==> flow/design.v <==
`timescale 1ns/10ps
module mpadd32_shift (CLK, RST_N, s_out, a_in, b_in, write, start, ready);
	input CLK, RST_N;
	input [255:0] a_in, b_in;
	input write, start;
	output [256:0] s_out;
	output ready;
	reg [256:0] sum;
	reg [255:0] a, b;
	reg ready;
	reg [2:0] counter;
	reg carry;
	reg [31:0] a0;
	reg [31:0] a1;
	reg [31:0] a2;
	reg [31:0] a3;
	reg [31:0] a4;
	reg [31:0] a5;
	reg [31:0] a6;
	reg [31:0] a7;
	reg [31:0] b0;
	reg [31:0] b1;
	reg [31:0] b2;
	reg [31:0] b3;
	reg [31:0] b4;
	reg [31:0] b5;
	reg [31:0] b6;
	reg [31:0] b7;
	reg [31:0] s0;
	reg [31:0] s1;
	reg [31:0] s2;
	reg [31:0] s3;
	reg [31:0] s4;
	reg [31:0] s5;
	reg [31:0] s6;
	reg [32:0] s7;
	assign s_out = {s7, s6, s5, s4, s3, s2, s1, s0};
	always @(posedge CLK) begin
		if (~RST_N) begin
			ready <= 1'b0;
			counter <= 3'b000;
		end
		else begin
			if (start) begin
				{carry, s0} <= a0 + b0;
				counter <= counter + 3'b001;
				{a0,a1,a2,a3,a4,a5,a6,a7} <= {a1,a2,a3,a4,a5,a6,a7,32'b0};
				{b0,b1,b2,b3,b4,b5,b6,b7} <= {b1,b2,b3,b4,b5,b6,b7,32'b0};
			end
			else if (counter == 3'b001) begin
				{carry, s1} <= a0 + b0 + carry;
				counter <= counter + 3'b001;
				{a0,a1,a2,a3,a4,a5,a6,a7} <= {a1,a2,a3,a4,a5,a6,a7,32'b0};
				{b0,b1,b2,b3,b4,b5,b6,b7} <= {b1,b2,b3,b4,b5,b6,b7,32'b0};
			end 
			else if (counter == 3'b010) begin
				{carry, s2} <= a0 + b0 + carry;
				counter <= counter + 3'b001;
				{a0,a1,a2,a3,a4,a5,a6,a7} <= {a1,a2,a3,a4,a5,a6,a7,32'b0};
				{b0,b1,b2,b3,b4,b5,b6,b7} <= {b1,b2,b3,b4,b5,b6,b7,32'b0};
			end 
			else if (counter == 3'b011) begin
				{carry, s3} <= a0 + b0 + carry;
				counter <= counter + 3'b001;
				{a0,a1,a2,a3,a4,a5,a6,a7} <= {a1,a2,a3,a4,a5,a6,a7,32'b0};
				{b0,b1,b2,b3,b4,b5,b6,b7} <= {b1,b2,b3,b4,b5,b6,b7,32'b0};
			end 
			else if (counter == 3'b100) begin
				{carry, s4} <= a0 + b0 + carry;
				counter <= counter + 3'b001;
				{a0,a1,a2,a3,a4,a5,a6,a7} <= {a1,a2,a3,a4,a5,a6,a7,32'b0};
				{b0,b1,b2,b3,b4,b5,b6,b7} <= {b1,b2,b3,b4,b5,b6,b7,32'b0};
			end 
			else if (counter == 3'b101) begin
				{carry, s5} <= a0 + b0 + carry;
				counter <= counter + 3'b001;
				{a0,a1,a2,a3,a4,a5,a6,a7} <= {a1,a2,a3,a4,a5,a6,a7,32'b0};
				{b0,b1,b2,b3,b4,b5,b6,b7} <= {b1,b2,b3,b4,b5,b6,b7,32'b0};
			end 
			else if (counter == 3'b110) begin
				{carry, s6} <= a0 + b0 + carry;
				counter <= counter + 3'b001;
				{a0,a1,a2,a3,a4,a5,a6,a7} <= {a1,a2,a3,a4,a5,a6,a7,32'b0};
				{b0,b1,b2,b3,b4,b5,b6,b7} <= {b1,b2,b3,b4,b5,b6,b7,32'b0};
			end 
			else if (counter == 3'b111) begin
				s7 <= a0 + b0 + carry;
				{a0,a1,a2,a3,a4,a5,a6,a7} <= {a1,a2,a3,a4,a5,a6,a7,32'b0};
				{b0,b1,b2,b3,b4,b5,b6,b7} <= {b1,b2,b3,b4,b5,b6,b7,32'b0};
				counter <= 3'b000;
				ready <= 1'b1;
			end
			else begin
				if (write) begin
					a0 <= a_in[31:0];
	 				a1 <= a_in[63:32];
					a2 <= a_in[95:64];
					a3 <= a_in[127:96];
					a4 <= a_in[159:128];
					a5 <= a_in[191:160];
					a6 <= a_in[223:192];
					a7 <= a_in[255:224];
					b0 <= b_in[31:0];
	 				b1 <= b_in[63:32];
					b2 <= b_in[95:64];
					b3 <= b_in[127:96];
					b4 <= b_in[159:128];
					b5 <= b_in[191:160];
					b6 <= b_in[223:192];
					b7 <= b_in[255:224];
					counter <= 3'b000;
					carry <= 1'b0;
				end
				ready <= 1'b0;
			end
		end
	end
endmodule
== From RTL to reports: mpadd32_shift ==
What the tools print for mpadd32_shift, step after step.
Lines are those of the file above, counted from 1.
Operators carry their Yosys type and port widths (W data, S select, Z words).
A cell with - has no value.

* Top: mpadd32_shift
* Clock: CLK
* Standard-cell library: sky130hd
* Timing corner: tt_025C_1v80

== Elaborated design ==
Counts by Yosys on the flattened word-level netlist (proc, flatten, opt, wreduce; memories kept). Register bits leave out memories and registers merged into their read ports (data or address). Print and check cells are left out. Cells with the same type and inputs are merged into one.

* Flip-flop bits (word level): 774
* Input port bits: 516
* Cells after elaboration: 206

* Add/subtract/negate cells: 3
* Equal/unequal tests: 8
* Multiplexer cells: 147
* Bitwise operators: 7
* Reductions and logical operators: 14

{| class="wikitable"
|+ Operators by type and width
! cell !! number
|-
| $mux W32 || 128
|-
| $add A32 B32 Y33 || 1
|-
| $add A33 B1 Y33 || 1
|-
| $mux W3 || 9
|-
| $reduce_and A7 Y1 || 2
|-
| $eq A3 B3 Y1 const B || 4
|-
| $mux W1 || 10
|-
| $reduce_and A9 Y1 || 1
|-
| $reduce_bool A9 Y1 || 1
|-
| $ne A8 B8 Y1 const B || 1
|-
| $reduce_and A8 Y1 || 1
|-
| $reduce_bool A8 Y1 || 1
|-
| $reduce_or A8 Y1 || 1
|-
| $not A1 Y1 || 7
|-
| $eq A3 B2 Y1 const B || 2
|-
| $reduce_and A3 Y1 || 2
|-
| $reduce_and A6 Y1 || 1
|-
| $reduce_and A5 Y1 || 1
|-
| $reduce_and A2 Y1 || 2
|-
| $reduce_and A4 Y1 || 1
|-
| $add A3 B1 Y3 const B || 1
|-
| $eq A3 B1 Y1 const B || 1
|}

== Longest topological paths ==
Depth = most cells in a row (Yosys ltp): at word level without a register or memory, in the mapped netlist without a sequential cell, where the memories' decode and read muxes count.

* Depth in word-level cells: 9
* ABC_AREA: 0
* Gate-level depth with buffers: 13
* Mapped depth without buffers: 13

== Synthesis result ==
The flow's flattened synthesis, as Yosys stat reports it; memories are mapped. The netlist is that of the ABC_AREA named above (0 if unset); the other value can give another one.

{| class="wikitable"
|+ Cells by type
! type !! number !! area in all (um2)
|-
| sky130_fd_sc_hd__edfxtp_1 || 770 || 2.31E+04
|-
| sky130_fd_sc_hd__nand2_1 || 1,385 || 5.2E+03
|-
| sky130_fd_sc_hd__ha_1 || 40 || 500.48
|-
| sky130_fd_sc_hd__and2_1 || 72 || 450.432
|-
| sky130_fd_sc_hd__clkbuf_1 || 110 || 412.896
|-
| sky130_fd_sc_hd__xnor2_1 || 30 || 262.752
|-
| sky130_fd_sc_hd__xor2_1 || 22 || 192.685
|-
| sky130_fd_sc_hd__a21oi_1 || 35 || 175.168
|-
| sky130_fd_sc_hd__nor2_1 || 37 || 138.883
|-
| sky130_fd_sc_hd__o21ai_0 || 22 || 110.106
|-
| sky130_fd_sc_hd__inv_1 || 29 || 108.854
|-
| sky130_fd_sc_hd__nand3_1 || 18 || 90.086
|-
| sky130_fd_sc_hd__a21o_1 || 11 || 82.579
|-
| sky130_fd_sc_hd__nand4_1 || 13 || 81.328
|-
| sky130_fd_sc_hd__dfxtp_1 || 4 || 80.077
|-
| sky130_fd_sc_hd__nor3_1 || 15 || 75.072
|-
| sky130_fd_sc_hd__nor2b_1 || 11 || 68.816
|-
| sky130_fd_sc_hd__buf_6 || 6 || 67.565
|}

Other cell types: 61; their cells: 133.

* Standard cells after synthesis: 2,763
* Mapped area: 32,341.0 um2
* Flip-flops: 774
* Buffers: 126

== Worst setup path after synthesis ==
Path of least setup slack by OpenSTA after synthesis, without wires, with an ideal clock, recovery checks aside; 20% of the period is set as input and as output delay. Where synthesis merged equal registers, the netlist keeps one of their names.

* Kind: in2reg
* Start: input start
* End: register a0[0]
* Clock period: 5.0 ns
* Input delay: 1.000 ns
* Setup time: 1.459 ns
* Time at the first pin: 1.000 ns
* Arrival time: 24.206 ns
* Setup slack: -20.665 ns
* Delay of the path: 24.665 ns
* Driving pins on the path: 7
* Path buffers: 2
* Synthesis period reached: 25.665 ns

"delay of the path" is the arrival time less input delay plus setup time.
"driving pins on the path" counts driving pins, that of a launching flip-flop among them; a cell with two outputs on the path counts twice.
"synthesis period reached" is the clock period less the worst setup slack; recovery checks do not enter. This is arithmetic on one report: input and output delays are still those of the set period (20% each).
Between the ends stands the longest chain of elaborated cells between them, by number of cells; it is not shown to be the way that was timed. Of several equally long chains one is given.
Each line given opens the expression or statement behind the cell; cells for indexed reads and writes are added by Yosys, which also makes memories of some case tables.
Only ways into the end's enable, where the timed path ends, are counted here.

* Cells stage by stage: sky130_fd_sc_hd__inv_1 > sky130_fd_sc_hd__and2_1 > sky130_fd_sc_hd__clkbuf_1 > sky130_fd_sc_hd__nand2b_1 > sky130_fd_sc_hd__clkbuf_1 > sky130_fd_sc_hd__nor2_1 > sky130_fd_sc_hd__nor2b_1
* Cells in the longest elaborated chain: 2
* Elaborated cells between the ends (all ways): 2
* Those cells by class: reduce/logical: 2

{| class="wikitable"
|+ Ends and longest elaborated chain, post-synthesis
! item !! RTL line !! text
|-
| from (decl) || 5 || <nowiki>input write, start;</nowiki>
|-
| $reduce_bool A9 Y1 || - ||
|-
| $reduce_and A2 Y1 || - ||
|-
| to (assign) || 95 || <nowiki>a0 <= a_in[31:0];</nowiki>
|-
| to (decl) || 13 || <nowiki>reg [31:0] a0;</nowiki>
|}

== Worst path after layout ==
From the final timing report of stored run 2: the path of least setup slack in the routed layout; clock arrival at registers is part of the times.

* Kind: reg2reg
* Start: register a0[0]
* End: register s5[27]
* Clock period: 5.0 ns
* Setup time: 0.26 ns
* Time at the first pin: 0.60 ns
* Arrival time: 4.86 ns
* Setup slack: 0.49 ns
* Driving pins on the path: 13
* Path buffers: 0

Between the ends stands the longest chain of elaborated cells between them, by number of cells; it is not shown to be the way that was timed. Of several equally long chains one is given.

* Cells stage by stage: sky130_fd_sc_hd__edfxtp_1 > sky130_fd_sc_hd__ha_1 > sky130_fd_sc_hd__inv_1 > sky130_fd_sc_hd__fa_1 > sky130_fd_sc_hd__nand2b_1 > sky130_fd_sc_hd__a21oi_1 > sky130_fd_sc_hd__xor2_1 > sky130_fd_sc_hd__nand4b_1 > sky130_fd_sc_hd__nor4b_1 > sky130_fd_sc_hd__nand3_1 > sky130_fd_sc_hd__or4_1 > sky130_fd_sc_hd__nor3_1 > sky130_fd_sc_hd__xor2_1
* Cells in the longest elaborated chain: 2
* Elaborated cells between the ends (all ways): 2
* Those cells by class: add/sub: 2

{| class="wikitable"
|+ Ends and longest elaborated chain, after layout
! item !! RTL line !! text
|-
| from (decl) || 13 || <nowiki>reg [31:0] a0;</nowiki>
|-
| from (assign) || 95 || <nowiki>a0 <= a_in[31:0];</nowiki>
|-
| $add A32 B32 Y33 || 75 || <nowiki>{carry, s5} <= a0 + b0 + carry;</nowiki>
|-
| $add A33 B1 Y33 || 75 ||
|-
| to (decl) || 34 || <nowiki>reg [31:0] s5;</nowiki>
|}

Wiki page: mpadd32_shift / flow data

Design mpadd32_shift on sky130hd. What follows are 3 stored runs of the flow, each under its own settings; their order means nothing. The constraints put input and output delay at 20% of the set period each and load the outputs with 0.01 pF.
"period achieved" means the clock period less the worst setup slack. The figure is calculated, with input and output delays left at 20% of the set period.
"worst setup path time" means the part of the period allowed to the worst setup path (the constraints hold back 20% at inputs and 20% at outputs) less its slack; where the path has registers, the arrival times of their clocks count too.

=== Stored run 1 ===
{| class="wikitable"
! Setting !! Value
|-
| ABC_AREA || 0
|-
| CELL_PAD_IN_SITES_GLOBAL_PLACEMENT || 1
|-
| CORE_ASPECT_RATIO || 1.62
|-
| CORE_UTILIZATION || 65
|-
| CTS_CLUSTER_DIAMETER || 377
|-
| GPL_ROUTABILITY_DRIVEN || 1
|-
| HOLD_SLACK_MARGIN || -0.06
|-
| MIN_ROUTING_LAYER || met1
|-
| PLACE_DENSITY_LB_ADDON || 0.23
|-
| SETUP_SLACK_MARGIN || 2.03
|-
| period_ns || 8.07
|-
| CAP_MARGIN || 20
|-
| CORE_MARGIN || 2
|-
| SLEW_MARGIN || 20
|}
No final report: placement broke off with FLW-0024.

=== Stored run 2 ===
{| class="wikitable"
! Setting !! Value
|-
| CELL_PAD_IN_SITES_GLOBAL_PLACEMENT || 1
|-
| CORE_UTILIZATION || 56
|-
| CTS_CLUSTER_SIZE || 31
|-
| TNS_END_PERCENT || 70
|-
| period_ns || 5.0
|-
| CAP_MARGIN || 20
|-
| CORE_MARGIN || 2
|-
| SLEW_MARGIN || 20
|-
! Result !! Value
|-
| Worst setup path time || 4.51 ns
|-
| Critical path kind || reg2reg
|-
| Period achieved || 4.512 ns
|-
| Chip area after synthesis (Yosys) || 32,341.0 um2
|-
| Std-cell area (final layout) || 43,280.3 um2
|-
| Area of the die || 59,689.8 um2
|-
| Setup slack of the critical path || 0.488 ns
|-
| Setup total negative slack || 0.000 ns
|}

=== Stored run 3 ===
{| class="wikitable"
! Setting !! Value
|-
| CELL_PAD_IN_SITES_DETAIL_PLACEMENT || 2
|-
| CELL_PAD_IN_SITES_GLOBAL_PLACEMENT || 1
|-
| CORE_MARGIN || 3
|-
| CORE_UTILIZATION || 48
|-
| GPL_TIMING_DRIVEN || 0
|-
| HOLD_SLACK_MARGIN || -0.08
|-
| MIN_ROUTING_LAYER || met2
|-
| PLACE_DENSITY || 0.42
|-
| SETUP_SLACK_MARGIN || -0.45
|-
| SLEW_MARGIN || 15
|-
| period_ns || 4.6
|-
| CAP_MARGIN || 20
|}
No final report: placement broke off with DPL-0033.
